==> flow/design.v <==
`timescale 1ns / 1ps
module Filter(
  	input clk,
	input rst,
	input en,
	input [3:0] addr,
	output reg [8:0] out
    );
reg signed [8:0] sobel_val;
always @(*) begin
	case(addr)
		4'd1, 4'd3, 4'd5, 4'd7: sobel_val = -9'sd1;
		4'd4: sobel_val = 9'sd4;
		default: sobel_val = 9'sd0;
	endcase
end
always@(posedge clk) begin
		if(rst) begin
			out <= 0;
		end
		if(en) begin
			out <= sobel_val;
		end
	end
endmodule
`timescale 1ns / 1ps
module convolution(
  	input clk,
	input signed [8:0] in1,  
	input signed [8:0] in2,
	input [8:0] height,
	input [8:0] width,
	input rst,
	input en,
	input clear,
	output reg [20:0] out,
	output reg done
    );
	reg signed [26:0] data;
	reg [9:0] counter;
	always@(posedge clk) begin
		if(rst || clear)
			counter <= 0;
		else if(en) begin
			if(counter < (height*width)) begin
				counter <= counter + 1;
			end
			else begin
				counter <= 1;
			end
		end
	end
	always@(posedge clk) begin
		if(rst || clear) begin
			data <= 0;
			done <= 0;
		end
		else if(en) begin
			if(counter < (height*width)) begin
				data <= data + in1*in2;
				done <= 0;
			end
			else begin
				if(data > 1048575)
					out <= 1048575;
				else if (data < -1048576) 
					out <= -1048576;
				else
					out <= data; 
				data <= in1*in2;
				done <= 1; 
			end
		end
	end
endmodule
`timescale 1ns / 1ps
module maxpool(
   	input signed [20:0] in,
	input clk,
	input rst,
	input en,
	input [3:0] factor,
	output reg done,
	output reg [20:0] out,
	output [20:0] max
    );
	reg signed [20:0] cur_max;
	reg signed [20:0] abs_max;
	reg [7:0] counter;
	wire [7:0] size;
	wire [4:0] addr;
	wire [20:0] tempout;
	assign addr = counter;
	assign size = factor*factor;
	assign tempout = cur_max;
	assign max = abs_max;
	always@(posedge clk) begin
		if(rst) begin
			cur_max <= 21'b100000000000000000000;
			abs_max <= 0;
			counter <= 0;
			done <= 0;
		end
		else begin
		done <= 0;
		if(en) begin
			if(counter < size) begin
				counter <= counter + 1;
				if(in > cur_max) begin
					cur_max <= in;
				end
			end
			else begin
				done <= 1;
				counter <= 1;
				out <= cur_max;
				cur_max <= in;
			end
			if(in > abs_max) begin
				abs_max <= in;
			end
		end
		end
	end
endmodule
`timescale 1ns / 1ps
module address_l1(
  	input clk,
	input rst,
	input en,
	input [8:0] ht_sm,
	input [8:0] ht_lg,
	input [8:0] wt_sm,
	input [8:0] wt_lg,
	input [9:0] count,
	output [17:0] address_lg,
	output reg conv_done
    );
	wire [8:0] addrx, addry;
	reg [8:0] ADDRX, ADDRY;
	reg [8:0] OFFSET_X, OFFSET_Y;
	assign addrx = ADDRX + OFFSET_X;
	assign addry = ADDRY + OFFSET_Y;
	assign address_lg = addrx + addry*wt_lg;
	always@(posedge clk) begin
		if(rst) begin
			ADDRX <= 0;
			ADDRY <= 0;
			OFFSET_X <= 0;
			OFFSET_Y <= 0;
			conv_done <= 0;
		end
		else if(en) begin
			if(ADDRX < (wt_sm-1)) begin
				ADDRX <= ADDRX + 1;
				conv_done <= 0;
			end
			else begin
				ADDRX <= 0;
				if(ADDRY < (ht_sm-1)) begin
					ADDRY <= ADDRY + 1;
				end
				else begin
					ADDRY <= 0;
				end
			end
			if (count==(ht_sm*wt_sm-1)) begin
				if(OFFSET_X < (wt_lg-wt_sm)) begin
					OFFSET_X <= OFFSET_X + 1;
				end
				else begin
					OFFSET_X <= 0;
					if(OFFSET_Y < (ht_lg-ht_sm)) begin
						OFFSET_Y <= OFFSET_Y + 1;
					end
					else begin
						ADDRX <= 0;
						ADDRY <= 0;
						OFFSET_X <= 0;
						OFFSET_Y <= 0;
						conv_done <= 1;
					end
				end
			end
		end
	end
endmodule
`timescale 1ns / 1ps
module address_l2(
	input clk,
	input rst,
	input en,
	input [8:0] ht_sm,
	input [8:0] ht_lg,
	input [8:0] wt_sm,
	input [8:0] wt_lg,
	input [9:0] count1,
	input [8:0] factor,
	output [17:0] address_lg,
	output reg conv_done
    );
	wire [8:0] addrx, addry;
	reg [8:0] ADDRX, ADDRY;
	reg [8:0] OFFSET_X1, OFFSET_Y1, OFFSET_X2, OFFSET_Y2;
	wire [9:0] limit1;
	wire [9:0] limit2;
	assign limit1 = ht_sm*wt_sm-1;
	assign limit2 = factor*factor-1;
	assign addrx = ADDRX + OFFSET_X1 + OFFSET_X2;
	assign addry = ADDRY + OFFSET_Y1 + OFFSET_Y2;
	assign address_lg = addrx + addry*wt_lg;
	reg [9:0] count2;
	always @(posedge clk) begin
		if (rst) begin
			count2 <= 0;
		end
		else if (en) begin
			if(count1 == limit1) begin
				if(count2 < limit2) begin
					count2 <= count2 + 1;
				end
				else 
					count2 <= 0;
			end
		end
	end
	always@(posedge clk) begin
		if(rst) begin
			ADDRX <= 0;
			ADDRY <= 0;
			OFFSET_X1 <= 0;
			OFFSET_Y1 <= 0;
			OFFSET_X2 <= 0;
			OFFSET_Y2 <= 0;
			conv_done <= 0; 
		end
		else if(en) begin
			if(ADDRX < (wt_sm-1)) begin
				ADDRX <= ADDRX + 1;
				conv_done <= 0;
			end
			else begin
				ADDRX <= 0;
				if(ADDRY < (ht_sm-1)) begin
					ADDRY <= ADDRY + 1;
				end
				else begin
					ADDRY <= 0;
				end
			end
			if (count1==limit1) begin
				if(OFFSET_X1 < factor-1) begin
					OFFSET_X1 <= OFFSET_X1 + 1;
				end
				else begin
					OFFSET_X1 <= 0;
					if(OFFSET_Y1 < factor-1) begin
						OFFSET_Y1 <= OFFSET_Y1 + 1;
					end
					else begin
						OFFSET_X1 <= 0;
						OFFSET_Y1 <= 0;
					end
				end
				if (count2==limit2) begin
					if(OFFSET_X2 < (wt_lg-wt_sm-factor*2+1)) begin
						OFFSET_X2 <= OFFSET_X2 + factor;
					end
					else begin
						OFFSET_X2 <= 0;
						if(OFFSET_Y2 < (ht_lg-ht_sm-factor*2+1)) begin
							OFFSET_Y2 <= OFFSET_Y2 + factor;
						end
						else begin
							ADDRX <= 0;
							ADDRY <= 0;
							OFFSET_X1 <= 0;
							OFFSET_Y1 <= 0;
							OFFSET_Y2 <= 0;
							conv_done <= 1;
						end
					end
				end
			end
		end
	end
endmodule
`timescale 1ns / 1ps
module Top_convolution(
 input clk,
	input rst,
	input start,
	input en,
	input [12:0] addr,
	output [20:0] out,
	output [20:0] max_pl,
	output reg done,
	output pat_en,
	output [9:0] pat_addr,
	input [7:0] pat_dout,
	output img_en,
	output [17:0] img_addr,
	input [7:0] img_dout,
	output pc_en,
	output pc_we,
	output [9:0] pc_addr,
	output [10:0] pc_din,
	input [10:0] pc_dout,
	output ic_en,
	output ic_we,
	output [17:0] ic_addr,
	output [10:0] ic_din,
	input [10:0] ic_dout,
	output pl_en,
	output pl_we,
	output [12:0] pl_addr,
	output [20:0] pl_din,
	input [20:0] pl_dout
    );
	assign out = out_pl;
	reg [8:0] HT_SM, WT_SM;
	wire [8:0] ht_sm, wt_sm; 
	reg [8:0] HT_LG, WT_LG;
	wire [8:0] ht_lg, wt_lg;
	assign ht_sm = HT_SM;
	assign wt_sm = WT_SM;
	assign ht_lg = HT_LG;
	assign wt_lg = WT_LG;
	parameter [8:0] height_fil = 10, width_fil = 8, side_lap = 3, height_filpro = 8, width_filpro = 6,
	height_image = 48, width_image = 40, height_impro = 46, width_impro = 38, factor = 5;
	parameter [3:0] idle = 0, setup = 1, conv_p1 = 2, conv_p2 = 3, delay_p1 = 4, delay_p2 = 5, maxpl = 6, read = 15;
	reg [3:0] current_state, next_state;
	wire done_conv, done_maxpl;
	reg en_conv;
	wire en_maxpl;
	reg en_cnt_l1, en_cnt_l2, en_cnt_sm;
	reg clear;
	wire conv_done_l1, conv_done_l2;
	reg [1:0] conv_sel;
	assign en_maxpl = (conv_sel==3)? done_conv:0;
	wire signed [8:0] in1, in2;
	wire [20:0] out_conv;
	assign in1 = (conv_sel==2'b00)? 0: 
					(conv_sel==2'b01)? out_f: 
					(conv_sel==2'b10)? out_i:out_ip[10:2];
	assign in2 = (conv_sel==2'b00)? 0: 
					(conv_sel==2'b11)? out_fp[10:2]: out_lap;
	wire signed [20:0] in_maxpl, out_maxpl;
	assign in_maxpl = out_conv;
	reg [9:0] ADDR_SM;
	wire [17:0] addr_lg_l1;
	wire [17:0] addr_lg_l2;
	reg [17:0] ADDR_OUT;
	wire en_f, en_i, en_fp, en_ip, en_lap, en_pl;
	reg wr_ip, wr_fp, wr_pl;
	wire [9:0] addr_f;
	wire [17:0] addr_i;
	wire [9:0] addr_fp;
	wire [17:0] addr_ip;
	wire [12:0] addr_pl;
	wire [3:0] addr_lap;
	wire [10:0] in_fp, in_ip;
	wire [10:0] out_fp, out_ip;
	wire signed [20:0] in_pl;
	assign in_fp = out_conv[10:0];
	assign in_ip = out_conv[10:0];
	assign in_pl = out_maxpl;
	wire signed [8:0] out_lap;
	wire signed [7:0] out_i, out_f;	
	wire signed [20:0] out_pl;
	assign en_lap = (conv_sel==3||conv_sel==0)? 0:1;
	assign en_f = (conv_sel==1)? 1:0;
	assign en_i = (conv_sel==2)? 1:0;
	assign en_fp = (conv_sel==0)? 0:
						(conv_sel==1)? done_conv:
						(conv_sel==3)? 1:0;
	assign en_ip = (conv_sel==0)? 0:
						(conv_sel==2)? done_conv:
						(conv_sel==3)? 1:0;
	assign en_pl = (done)? en:done_maxpl;
	assign addr_f = (conv_sel==1)? addr_lg_l1:0;
	assign addr_i = (conv_sel==2)? addr_lg_l1:0;
	assign addr_lap = (conv_sel==0||conv_sel==3)? 0:ADDR_SM;
	assign addr_ip = (conv_sel==0)? 0: 
						  (conv_sel==3)? addr_lg_l2:ADDR_OUT; 
	assign addr_fp = (conv_sel==0)? 0: 
						  (conv_sel==1)? ADDR_OUT[9:0]:ADDR_SM;
	assign addr_pl = (done)? addr:ADDR_OUT[12:0];
	Filter Sobel (
    .clk(clk), 
    .rst(rst), 
    .en(en_lap), 
    .addr(addr_lap),  
    .out(out_lap)
    );
	assign pat_en = en_f;
	assign pat_addr = addr_f;
	assign out_f = pat_dout;
	assign img_en = en_i;
	assign img_addr = addr_i;
	assign out_i = img_dout;
	assign pc_en = en_fp;
	assign pc_we = wr_fp;
	assign pc_addr = addr_fp;
	assign pc_din = in_fp;
	assign out_fp = pc_dout;
	assign ic_en = en_ip;
	assign ic_we = wr_ip;
	assign ic_addr = addr_ip;
	assign ic_din = in_ip;
	assign out_ip = ic_dout;
	assign pl_en = en_pl;
	assign pl_we = wr_pl;
	assign pl_addr = addr_pl;
	assign pl_din = in_pl;
	assign out_pl = pl_dout;
	wire out_trig;
	assign out_trig = (conv_sel==2'b11)? done_maxpl:done_conv;
	always@(posedge clk) begin
		if(rst || clear) begin
			ADDR_OUT <= 0;
		end
		else if(out_trig) begin
			ADDR_OUT <= ADDR_OUT + 1;
		end	
	end
	address_l1 addr_l1 (
    .clk(clk), 
    .rst(rst||clear), 
    .en(en_cnt_l1), 
    .ht_sm(ht_sm), 
    .ht_lg(ht_lg), 
    .wt_sm(wt_sm), 
    .wt_lg(wt_lg), 
    .count(ADDR_SM), 
    .address_lg(addr_lg_l1), 
    .conv_done(conv_done_l1)
    );
	address_l2 addr_l2 (
    .clk(clk), 
    .rst(rst||clear), 
    .en(en_cnt_l2), 
    .ht_sm(ht_sm), 
    .ht_lg(ht_lg), 
    .wt_sm(wt_sm), 
    .wt_lg(wt_lg), 
	 .count1(ADDR_SM),
    .factor(factor), 
    .address_lg(addr_lg_l2), 
    .conv_done(conv_done_l2)
    );
	always@(posedge clk) begin
		if(rst||clear) begin
			ADDR_SM <= 0;
		end
		else if(en_cnt_l1||en_cnt_l2) begin
			if(ADDR_SM < (ht_sm*wt_sm-1)) begin
				ADDR_SM <= ADDR_SM + 1;
			end
			else begin
				ADDR_SM <= 0;
			end	
		end
	end
	convolution convolution (
	 .clk(clk),
    .in1(in1), 
    .in2(in2), 
    .height(ht_sm), 
    .width(wt_sm), 
    .rst(rst), 
    .en(en_conv), 
	 .clear(clear),
    .out(out_conv), 
    .done(done_conv)
    );
	maxpool maxpool (
    .in(in_maxpl), 
    .clk(clk), 
    .rst(rst), 
    .en(en_maxpl), 
    .factor(factor), 
    .done(done_maxpl), 
    .out(out_maxpl),
	 .max(max_pl)
    );
	always @(posedge clk) begin 
		if (rst) begin
			HT_SM <= 0;
			WT_SM <= 0;
			HT_LG <= 0;
			WT_SM <= 0;
			en_conv <= 0;
			en_cnt_l1 <= 0;
			en_cnt_l2 <= 0;
			wr_ip <= 0;
			wr_fp <= 0;
			wr_pl <= 0;
			clear <= 0;
			conv_sel <= 2'b00;
			done <= 0;
			current_state <= idle;
		end
		else
		case(current_state)
			idle: begin
				if(start)
					current_state <= setup;
				else
					current_state <= idle;
			end
			setup: begin
				case(conv_sel) 
					0: begin
						HT_SM <= side_lap;
						WT_SM <= side_lap;
						HT_LG <= height_fil;
						WT_LG <= width_fil;
						en_cnt_l1 <= 1;
						wr_fp <= 1;
						conv_sel <= 2'b01;
					end
					1: begin
						HT_SM <= side_lap;
						WT_SM <= side_lap;
						HT_LG <= height_image;
						WT_LG <= width_image;
						en_cnt_l1 <= 1;
						wr_ip <= 1;
						conv_sel <= 2'b10;
					end
					2: begin
						HT_SM <= height_filpro;
						WT_SM <= width_filpro;
						HT_LG <= height_impro;
						WT_LG <= width_impro;
						en_cnt_l2 <= 1;
						wr_pl <= 1;
						conv_sel <= 2'b11;
					end
				endcase
				current_state <= conv_p1;
			end
			conv_p1: begin
				en_conv <= 1;
				if(conv_done_l1) begin
					en_cnt_l1 <= 0;
					current_state <= conv_p2;
				end
				else if(conv_sel != 3)
					current_state <= conv_p1;
				else
					current_state <= maxpl;
			end
			conv_p2: begin
				en_conv <= 0;
				current_state <= delay_p1;
			end
			maxpl: begin
				if(conv_done_l2) begin
					en_cnt_l2 <= 0;
					current_state <= delay_p1;
				end
				else
					current_state <= maxpl;
			end
			delay_p1: begin
				if(conv_sel==3) begin
					if(done_maxpl) begin
						clear <= 1;
						wr_pl <= 0;
						current_state <= delay_p2;
					end
					else 
						current_state <= delay_p1;
				end
				else begin
					clear <= 1;
					wr_fp <= 0;
					wr_ip <= 0;
					current_state <= delay_p2;
				end
			end
			delay_p2: begin
				clear <= 0;
				if (conv_sel != 3) 
					current_state <= setup;
				else begin
					current_state <= read;
					conv_sel <= 2'b00;
				end
			end
			read: begin
				conv_sel <= 2'b00;
				done <= 1;
			end
		endcase
	end
endmodule
Hand-over note for Top_convolution

Tool chain data of Top_convolution
Each step is given for the RTL above and for the edited RTL.
"original" refers to lines of the RTL above, "edited" to lines of the edited file.
"difference": "edited" minus "original" as printed here. "relative change": 100 x difference / "original".
Not given: n/a
Inputs
  top: Top_convolution
  clock: clk
  library: sky130hd
  library corner: tt_025C_1v80

Diff
Unified diff, file above to edited file.
This change comes from a script, not from a designer. The edited design behaves differently; no optimisation was intended.
begin of diff
@@ -292,5 +292,5 @@
 	input start,
 	input en,
-	input [12:0] addr,
+	input [12:0] addr_in,
 	output [20:0] out,
 	output [20:0] max_pl,
@@ -318,4 +318,6 @@
 	input [20:0] pl_dout
     );
+	reg [12:0] addr;
+	always @(posedge clk) addr <= addr_in;
 	assign out = out_pl;
 	reg [8:0] HT_SM, WT_SM;
end of diff

Word-level counts
Source: Yosys, flattened and elaborated, memories not mapped. Widths are those after wreduce. Registers that Yosys merges into a memory's read port (data or address) are not register bits. Print and check cells do not count.
Bit counts
  cells after elaboration: original 285, edited 286, difference +1, relative change +0.35%
  register bits: original 320, edited 333, difference +13, relative change +4.06%
  bits in read-only memories: original 0, edited 0, difference 0
  bits in writable memories: original 0, edited 0, difference 0
  memory cells: original 0, edited 0, difference 0
  latch bits: original 0, edited 0, difference 0
  word width x clocked read ports: original 0, edited 0, difference 0
Operators by class
  bitwise operators: original 7, edited 7, difference 0, relative change 0.00%
  multiply operators: original 5, edited 5, difference 0, relative change 0.00%
  shifts and indexed selects: original 0, edited 0, difference 0
  muxes and demuxes: original 112, edited 112, difference 0, relative change 0.00%
  div/mod/pow operators: original 0, edited 0, difference 0
  equality and inequality tests: original 32, edited 32, difference 0, relative change 0.00%
  reductions and logical operators: original 37, edited 37, difference 0, relative change 0.00%
  add/sub/neg operators: original 35, edited 35, difference 0, relative change 0.00%
  $lt $le $gt $ge: original 18, edited 18, difference 0, relative change 0.00%
Operators with widths
  2-to-1 mux 9 bit: original 40, edited 40, difference 0, relative change 0.00%
  2-to-1 mux 1 bit: original 36, edited 36, difference 0, relative change 0.00%
  AND reduction 3 bit: original 10, edited 10, difference 0, relative change 0.00%
  inequality test 2 bit with constant B: original 9, edited 9, difference 0, relative change 0.00%
  adder 9 x 1 -> 9 bit with constant B: original 8, edited 8, difference 0, relative change 0.00%
  inverter 1 bit: original 7, edited 7, difference 0, relative change 0.00%
  parallel mux 1 bit (select 2 bit): original 7, edited 7, difference 0, relative change 0.00%
  AND reduction 2 bit: original 7, edited 7, difference 0, relative change 0.00%
  nonzero test 2 bit: original 7, edited 7, difference 0, relative change 0.00%
  adder 9 bit: original 6, edited 6, difference 0, relative change 0.00%
  equality test 4 x 3 -> 1 bit with constant B: original 6, edited 6, difference 0, relative change 0.00%
  < comparator 9 x 32 -> 1 bit: original 6, edited 6, difference 0, relative change 0.00%
  2-to-1 mux 10 bit: original 6, edited 6, difference 0, relative change 0.00%
  multiplier 9 x 9 -> 18 bit: original 4, edited 4, difference 0, relative change 0.00%
  adder 10 x 1 -> 10 bit with constant B: original 3, edited 3, difference 0, relative change 0.00%
  equality test 4 x 2 -> 1 bit with constant B: original 3, edited 3, difference 0, relative change 0.00%
  logical OR 1 bit: original 3, edited 3, difference 0, relative change 0.00%
  2-to-1 mux 18 bit: original 3, edited 3, difference 0, relative change 0.00%
  2-to-1 mux 21 bit: original 3, edited 3, difference 0, relative change 0.00%
  inequality test 2 x 1 -> 1 bit with constant B: original 3, edited 3, difference 0, relative change 0.00%
  parallel mux 9 bit (select 2 bit): original 3, edited 3, difference 0, relative change 0.00%
  adder 32 x 1 -> 32 bit with constant B: original 2, edited 2, difference 0, relative change 0.00%
  adder 9 x 18 -> 18 bit: original 2, edited 2, difference 0, relative change 0.00%
  adder 9 x 3 -> 9 bit with constant B: original 2, edited 2, difference 0, relative change 0.00%
  equality test 2 bit with constant B: original 2, edited 2, difference 0, relative change 0.00%
  equality test 4 x 1 -> 1 bit with constant B: original 2, edited 2, difference 0, relative change 0.00%
  > comparator 21 bit: original 2, edited 2, difference 0, relative change 0.00%
  < comparator 9 x 3 -> 1 bit with constant B: original 2, edited 2, difference 0, relative change 0.00%
Not every row of either side is listed.

Logic depth
Depth = most cells in a row (Yosys ltp): at word level without a register or memory, in the mapped netlist without a sequential cell, where the memories' decode and read muxes count.
Depth
  word-level depth: original 8, edited 8, difference 0, relative change 0.00%
  ABC_AREA: original 0, edited 0
  mapped depth: original 33, edited 34, difference +1, relative change +3.03%
  depth with buffers taken out: original 32, edited 31, difference -1, relative change -3.12%

Synthesis result
Yosys stat after the flow's synthesis: flattened, memories mapped to cells. It holds for the ABC_AREA given above (unset counts as 0); a run with the other value may have another netlist.
Cell types
  sky130_fd_sc_hd__nand2b_1: original 93, edited 26, difference -67, relative change -72.04%
  sky130_fd_sc_hd__nor2_1: original 258, edited 317, difference +59, relative change +22.87%
  sky130_fd_sc_hd__a31oi_1: original 38, edited 69, difference +31, relative change +81.58%
  sky130_fd_sc_hd__nor3_1: original 34, edited 58, difference +24, relative change +70.59%
  sky130_fd_sc_hd__nand2_1: original 206, edited 229, difference +23, relative change +11.17%
  sky130_fd_sc_hd__nor4b_1: original 4, edited 22, difference +18, relative change +450.00%
  sky130_fd_sc_hd__nor3b_1: original 7, edited 23, difference +16, relative change +228.57%
  sky130_fd_sc_hd__o21ai_0: original 89, edited 104, difference +15, relative change +16.85%
  sky130_fd_sc_hd__xor2_1: original 60, edited 75, difference +15, relative change +25.00%
  sky130_fd_sc_hd__nand3_1: original 59, edited 73, difference +14, relative change +23.73%
  sky130_fd_sc_hd__dfxtp_1: original 246, edited 259, difference +13, relative change +5.28%
  sky130_fd_sc_hd__xnor2_1: original 108, edited 96, difference -12, relative change -11.11%
  sky130_fd_sc_hd__a21o_1: original 70, edited 59, difference -11, relative change -15.71%
  sky130_fd_sc_hd__o21bai_1: original 31, edited 20, difference -11, relative change -35.48%
  sky130_fd_sc_hd__clkbuf_1: original 81, edited 89, difference +8, relative change +9.88%
  sky130_fd_sc_hd__and3_1: original 36, edited 44, difference +8, relative change +22.22%
  sky130_fd_sc_hd__or3_1: original 22, edited 30, difference +8, relative change +36.36%
  sky130_fd_sc_hd__a41oi_1: original 10, edited 3, difference -7, relative change -70.00%
Not every row of either side is listed.
Mapped netlist
  buffer cells: original 152, edited 156, difference +4, relative change +2.63%
  cells in the netlist: original 3064, edited 3195, difference +131, relative change +4.28%
  sequential part of the area (µm²): original 6336.1, edited 6596.3, difference +260.2, relative change +4.11%
  chip area (Yosys) (µm²): original 26765.7, edited 27350.0, difference +584.3, relative change +2.18%
  flip-flop cells: original 293, edited 306, difference +13, relative change +4.44%
The figures by module come from a second, unflattened synthesis with its own total; it is not the netlist above.
Unflattened totals
  cell total of the unflattened synthesis: original 4930, edited 4910, difference -20, relative change -0.41%
  area (unflattened synthesis) (µm²): original 41322.1, edited 41412.2, difference +90.1, relative change +0.22%
Rows give one instance, submodules left out.
Modules, original
  address_l2: sequential area 1301.2 µm², times used 1, cells 1598, area 13494.2 µm²
  address_l1: sequential area 740.7 µm², times used 1, cells 1271, area 10452.5 µm²
  convolution: sequential area 1391.3 µm², times used 1, cells 936, area 8299.2 µm²
  maxpool: sequential area 1651.6 µm², times used 1, cells 562, area 4715.8 µm²
  Top_convolution: sequential area 1191.1 µm², times used 1, cells 548, area 4197.8 µm²
  Filter: sequential area 60.1 µm², times used 1, cells 15, area 162.7 µm²
Modules, edited
  address_l2: sequential area 1301.2 µm², times used 1, cells 1624, area 13653.1 µm²
  address_l1: sequential area 740.7 µm², times used 1, cells 1225, area 10156.0 µm²
  convolution: sequential area 1391.3 µm², times used 1, cells 936, area 8299.2 µm²
  maxpool: sequential area 1651.6 µm², times used 1, cells 562, area 4715.8 µm²
  Top_convolution: sequential area 1451.4 µm², times used 1, cells 548, area 4425.5 µm²
  Filter: sequential area 60.1 µm², times used 1, cells 15, area 162.7 µm²

Worst setup path after synthesis
Source: OpenSTA report_checks on the synthesized netlist (no wires, ideal clock, input and output delay 20% of the period each), path of least setup slack; recovery checks are left aside. Register names are those of the netlist, which keeps one name where synthesis merged equal registers.
Timing path post-synthesis
  path kind: original in2reg, edited in2reg
  start: original in pc_dout[10], edited in pc_dout[10]
  end: original reg convolution.data[26], edited reg convolution.data[26]
  input delay (ps): original 2200, edited 2200, difference 0, relative change 0.00%
  required time (ps): original 10929, edited 10868, difference -61, relative change -0.56%
  launch time at the first pin (ps): original 2200, edited 2200, difference 0, relative change 0.00%
  clock period (ps): original 11000, edited 11000, difference 0, relative change 0.00%
  path slack (ps): original 1389, edited 1205, difference -184
  stages: original 28, edited 29, difference +1, relative change +3.57%
  buffers on the path: original 1, edited 2, difference +1, relative change +100.00%
  setup time (ps): original 71, edited 132, difference +61
  data arrival time (ps): original 9540, edited 9663, difference +123, relative change +1.29%
  delay of the path (ps): original 7411, edited 7595, difference +184, relative change +2.48%
  synthesis period reached (ps): original 9611, edited 9795, difference +184, relative change +1.91%
"delay of the path" is the arrival time less input delay plus setup time.
"stages" counts driving pins, that of a launching flip-flop among them; a cell with two outputs on the path counts twice.
"synthesis period reached" is the clock period less the worst setup slack; recovery checks do not enter. This is arithmetic on one report: input and output delays are still those of the set period (20% each).
The rows between start and end are the longest chain of elaborated cells between them; the timing report does not say that the signal goes this way. Where chains are equally long, one stands for them.
A line is the first line of the expression or statement that the cell stems from. Yosys adds cells for indexed reads and writes and turns some case tables into memories.
A register here has more assigning lines than the two given.
On the way, post-synthesis, original
  cells stage by stage: sky130_fd_sc_hd__a21oi_1 -> sky130_fd_sc_hd__or2_2 -> sky130_fd_sc_hd__clkbuf_1 -> sky130_fd_sc_hd__nand2b_1 -> sky130_fd_sc_hd__fa_1 -> sky130_fd_sc_hd__fa_1 -> sky130_fd_sc_hd__inv_1 -> sky130_fd_sc_hd__fa_1 -> sky130_fd_sc_hd__fa_1 -> sky130_fd_sc_hd__inv_1 -> sky130_fd_sc_hd__fa_1 -> sky130_fd_sc_hd__inv_1 -> sky130_fd_sc_hd__ha_1 -> sky130_fd_sc_hd__a21oi_1 -> sky130_fd_sc_hd__o211ai_1 -> sky130_fd_sc_hd__a311oi_2 -> sky130_fd_sc_hd__nor2_1 -> sky130_fd_sc_hd__xnor2_1 -> sky130_fd_sc_hd__ha_1 -> sky130_fd_sc_hd__a21oi_1 -> sky130_fd_sc_hd__nand3_1 -> sky130_fd_sc_hd__a2bb2oi_1 -> sky130_fd_sc_hd__o211ai_1 -> sky130_fd_sc_hd__a211o_1 -> sky130_fd_sc_hd__o31a_1 -> sky130_fd_sc_hd__or4b_1 -> sky130_fd_sc_hd__o41a_1 -> sky130_fd_sc_hd__nand3_1
  cells in the longest elaborated chain: 5
Ends and longest elaborated chain, post-synthesis, original
  from (decl): RTL line 308  | input [10:0] pc_dout,
  2-to-1 mux 9 bit: RTL line 347  | (conv_sel==2'b11)? out_fp[10:2]: out_lap;
  2-to-1 mux 9 bit: RTL line 346  | assign in2 = (conv_sel==2'b00)? 0:
  multiplier 9 x 9 -> 18 bit: RTL line 60  | data <= data + in1*in2;
  adder 27 bit: RTL line 60
  2-to-1 mux 27 bit: RTL line 59  | if(counter < (height*width)) begin
  to (assign): RTL line 60
  to (assign): RTL line 70  | data <= in1*in2;
  to (decl): RTL line 39  | reg signed [26:0] data;
On the way, post-synthesis, edited
  cells stage by stage: sky130_fd_sc_hd__a21oi_1 -> sky130_fd_sc_hd__or2_2 -> sky130_fd_sc_hd__clkbuf_1 -> sky130_fd_sc_hd__nand2b_1 -> sky130_fd_sc_hd__fa_1 -> sky130_fd_sc_hd__fa_1 -> sky130_fd_sc_hd__inv_1 -> sky130_fd_sc_hd__fa_1 -> sky130_fd_sc_hd__fa_1 -> sky130_fd_sc_hd__inv_1 -> sky130_fd_sc_hd__fa_1 -> sky130_fd_sc_hd__inv_1 -> sky130_fd_sc_hd__ha_1 -> sky130_fd_sc_hd__o21a_1 -> sky130_fd_sc_hd__o31a_1 -> sky130_fd_sc_hd__o221a_2 -> sky130_fd_sc_hd__o211ai_1 -> sky130_fd_sc_hd__o21ai_0 -> sky130_fd_sc_hd__xnor2_1 -> sky130_fd_sc_hd__ha_1 -> sky130_fd_sc_hd__clkbuf_1 -> sky130_fd_sc_hd__nand4_1 -> sky130_fd_sc_hd__nor3_1 -> sky130_fd_sc_hd__nor4b_1 -> sky130_fd_sc_hd__o21ai_0 -> sky130_fd_sc_hd__a311oi_1 -> sky130_fd_sc_hd__nor4_1 -> sky130_fd_sc_hd__nor4_1 -> sky130_fd_sc_hd__a21oi_1
  cells in the longest elaborated chain: 5
Ends and longest elaborated chain, post-synthesis, edited
  from (decl): RTL line 308  | input [10:0] pc_dout,
  2-to-1 mux 9 bit: RTL line 349  | (conv_sel==2'b11)? out_fp[10:2]: out_lap;
  2-to-1 mux 9 bit: RTL line 348  | assign in2 = (conv_sel==2'b00)? 0:
  multiplier 9 x 9 -> 18 bit: RTL line 60  | data <= data + in1*in2;
  adder 27 bit: RTL line 60
  2-to-1 mux 27 bit: RTL line 59  | if(counter < (height*width)) begin
  to (assign): RTL line 60
  to (assign): RTL line 70  | data <= in1*in2;
  to (decl): RTL line 39  | reg signed [26:0] data;

Timing after layout
From the final timing report of each run of pair A: the path of least setup slack in the routed layout; clock arrival at registers is part of the times.
The path's times are printed in steps of 10 ps; the period is the one set.
Timing path post-layout
  path kind: original reg2out, edited in2reg
  start: original reg addr_l2.ADDRY[2], edited in ic_dout[10]
  end: original out ic_addr[11], edited reg convolution.data[26]
  launch time at the first pin (ps): original 540, edited 2200, difference +1660, relative change +307.41%
  required time (ps): original 8800, edited 11410, difference +2610, relative change +29.66%
  buffers on the path: original 1, edited 1, difference 0, relative change 0.00%
  output delay (ps): original 2200
  clock period (ps): original 11000, edited 11000, difference 0, relative change 0.00%
  setup time (ps): edited 150
  input delay (ps): edited 2200
  stages: original 25, edited 27, difference +2, relative change +8.00%
  data arrival time (ps): original 7700, edited 10410, difference +2710, relative change +35.19%
  path slack (ps): original 1100, edited 1000, difference -100
The rows between start and end are the longest chain of elaborated cells between them; the timing report does not say that the signal goes this way. Where chains are equally long, one stands for them.
A register here has more assigning lines than the two given.
On the way, post-layout, original
  cells stage by stage: sky130_fd_sc_hd__dfxtp_1 -> sky130_fd_sc_hd__fa_1 -> sky130_fd_sc_hd__ha_1 -> sky130_fd_sc_hd__a21o_1 -> sky130_fd_sc_hd__a21oi_1 -> sky130_fd_sc_hd__o21bai_1 -> sky130_fd_sc_hd__a21oi_1 -> sky130_fd_sc_hd__nor2b_1 -> sky130_fd_sc_hd__o21ai_0 -> sky130_fd_sc_hd__nand2b_1 -> sky130_fd_sc_hd__xnor2_1 -> sky130_fd_sc_hd__and2_1 -> sky130_fd_sc_hd__ha_1 -> sky130_fd_sc_hd__fa_1 -> sky130_fd_sc_hd__ha_1 -> sky130_fd_sc_hd__inv_1 -> sky130_fd_sc_hd__fa_1 -> sky130_fd_sc_hd__inv_1 -> sky130_fd_sc_hd__ha_1 -> sky130_fd_sc_hd__ha_1 -> sky130_fd_sc_hd__a21o_1 -> sky130_fd_sc_hd__a31o_2 -> sky130_fd_sc_hd__a21o_1 -> sky130_fd_sc_hd__o311ai_0 -> sky130_fd_sc_hd__clkdlybuf4s50_1
  cells in the longest elaborated chain: 6
Ends and longest elaborated chain, post-layout, original
  from (decl): RTL line 203  | reg [8:0] ADDRX, ADDRY;
  from (assign): RTL line 230  | ADDRY <= 0;
  from (assign): RTL line 245  | ADDRY <= ADDRY + 1;
  adder 9 bit (2 in a row): RTL line 210  | assign addry = ADDRY + OFFSET_Y1 + OFFSET_Y2;
  multiplier 9 x 9 -> 18 bit: RTL line 211  | assign address_lg = addrx + addry*wt_lg;
  adder 9 x 18 -> 18 bit: RTL line 211
  2-to-1 mux 18 bit: RTL line 385  | (conv_sel==3)? addr_lg_l2:ADDR_OUT;
  2-to-1 mux 18 bit: RTL line 384  | assign addr_ip = (conv_sel==0)? 0:
  to (decl): RTL line 311  | output [17:0] ic_addr,
On the way, post-layout, edited
  cells stage by stage: sky130_fd_sc_hd__clkdlybuf4s50_1 -> sky130_fd_sc_hd__nand3b_1 -> sky130_fd_sc_hd__or2_2 -> sky130_fd_sc_hd__fa_1 -> sky130_fd_sc_hd__inv_1 -> sky130_fd_sc_hd__fa_1 -> sky130_fd_sc_hd__fa_1 -> sky130_fd_sc_hd__fa_1 -> sky130_fd_sc_hd__inv_1 -> sky130_fd_sc_hd__fa_1 -> sky130_fd_sc_hd__inv_1 -> sky130_fd_sc_hd__ha_1 -> sky130_fd_sc_hd__o21a_1 -> sky130_fd_sc_hd__o31a_1 -> sky130_fd_sc_hd__o221a_2 -> sky130_fd_sc_hd__o211ai_1 -> sky130_fd_sc_hd__o21ai_0 -> sky130_fd_sc_hd__xnor2_1 -> sky130_fd_sc_hd__ha_1 -> sky130_fd_sc_hd__nand4_1 -> sky130_fd_sc_hd__nor3_1 -> sky130_fd_sc_hd__nor4b_1 -> sky130_fd_sc_hd__o21ai_0 -> sky130_fd_sc_hd__a311oi_1 -> sky130_fd_sc_hd__nor4_1 -> sky130_fd_sc_hd__nor4_1 -> sky130_fd_sc_hd__a21oi_1
  cells in the longest elaborated chain: 6
Ends and longest elaborated chain, post-layout, edited
  from (decl): RTL line 313  | input [10:0] ic_dout,
  2-to-1 mux 9 bit: RTL line 347  | (conv_sel==2'b10)? out_i:out_ip[10:2];
  2-to-1 mux 9 bit: RTL line 346  | (conv_sel==2'b01)? out_f:
  2-to-1 mux 9 bit: RTL line 345  | assign in1 = (conv_sel==2'b00)? 0:
  multiplier 9 x 9 -> 18 bit: RTL line 60  | data <= data + in1*in2;
  adder 27 bit: RTL line 60
  2-to-1 mux 27 bit: RTL line 59  | if(counter < (height*width)) begin
  to (assign): RTL line 60
  to (assign): RTL line 70  | data <= in1*in2;
  to (decl): RTL line 39  | reg signed [26:0] data;

Measured runs
Runs of the flow (Yosys, OpenROAD) on both versions; the two runs of a pair have the same settings. The constraints put input and output delay at 20% of the set period each and load the outputs with 0.01 pF.
Flow settings, pair A
  CORE_UTILIZATION: 40
  period_ns: 11.0
  CAP_MARGIN: 20
  CORE_MARGIN: 2
  SLEW_MARGIN: 20
Measured results, pair A
  clock period reached (ps): original 9895, edited 10001, difference +106, relative change +1.07%
  area inside the die boundary (µm²): original 68998.2, edited 70482.3, difference +1484.1, relative change +2.15%
  standard-cell area after layout (µm²): original 30312.8, edited 31166.1, difference +853.3, relative change +2.81%
  post-synthesis cell area (µm²): original 26765.7, edited 27350.0, difference +584.3, relative change +2.18%
  overall power (uW): original 2780, edited 3030, difference +250, relative change +8.99%
  total negative slack (ps): original 0, edited 0, difference 0
  worst hold slack in the final report (ps): original 449, edited 421, difference -28
  worst slack on setup checks (ps): original 1105, edited 999, difference -106
Flow settings, pair B
  ABC_AREA: 0
  CORE_UTILIZATION: 26
  CTS_CLUSTER_DIAMETER: 298
  GPL_ROUTABILITY_DRIVEN: 0
  HOLD_SLACK_MARGIN: 0.26
  SETUP_SLACK_MARGIN: -0.92
  period_ns: 15.0
  CAP_MARGIN: 20
  CORE_MARGIN: 2
  SLEW_MARGIN: 20
Measured results, pair B
  clock period reached (ps): original 10732, edited 10972, difference +240, relative change +2.24%
  area inside the die boundary (µm²): original 105528.0, edited 107804.0, difference +2276.0, relative change +2.16%
  standard-cell area after layout (µm²): original 31076.1, edited 31747.9, difference +671.8, relative change +2.16%
  post-synthesis cell area (µm²): original 26765.7, edited 27350.0, difference +584.3, relative change +2.18%
  overall power (uW): original 2138, edited 2265, difference +127, relative change +5.94%
  total negative slack (ps): original 0, edited 0, difference 0
  worst hold slack in the final report (ps): original 433, edited 443, difference +10
  worst slack on setup checks (ps): original 4268, edited 4028, difference -240
"clock period reached" is the run's clock period less its worst setup slack. It is reckoned from that one timing run; input and output delays stay at 20% of the period that was set.
"overall power" is the tool's figure for a default switching activity; nothing was simulated.

End of note.
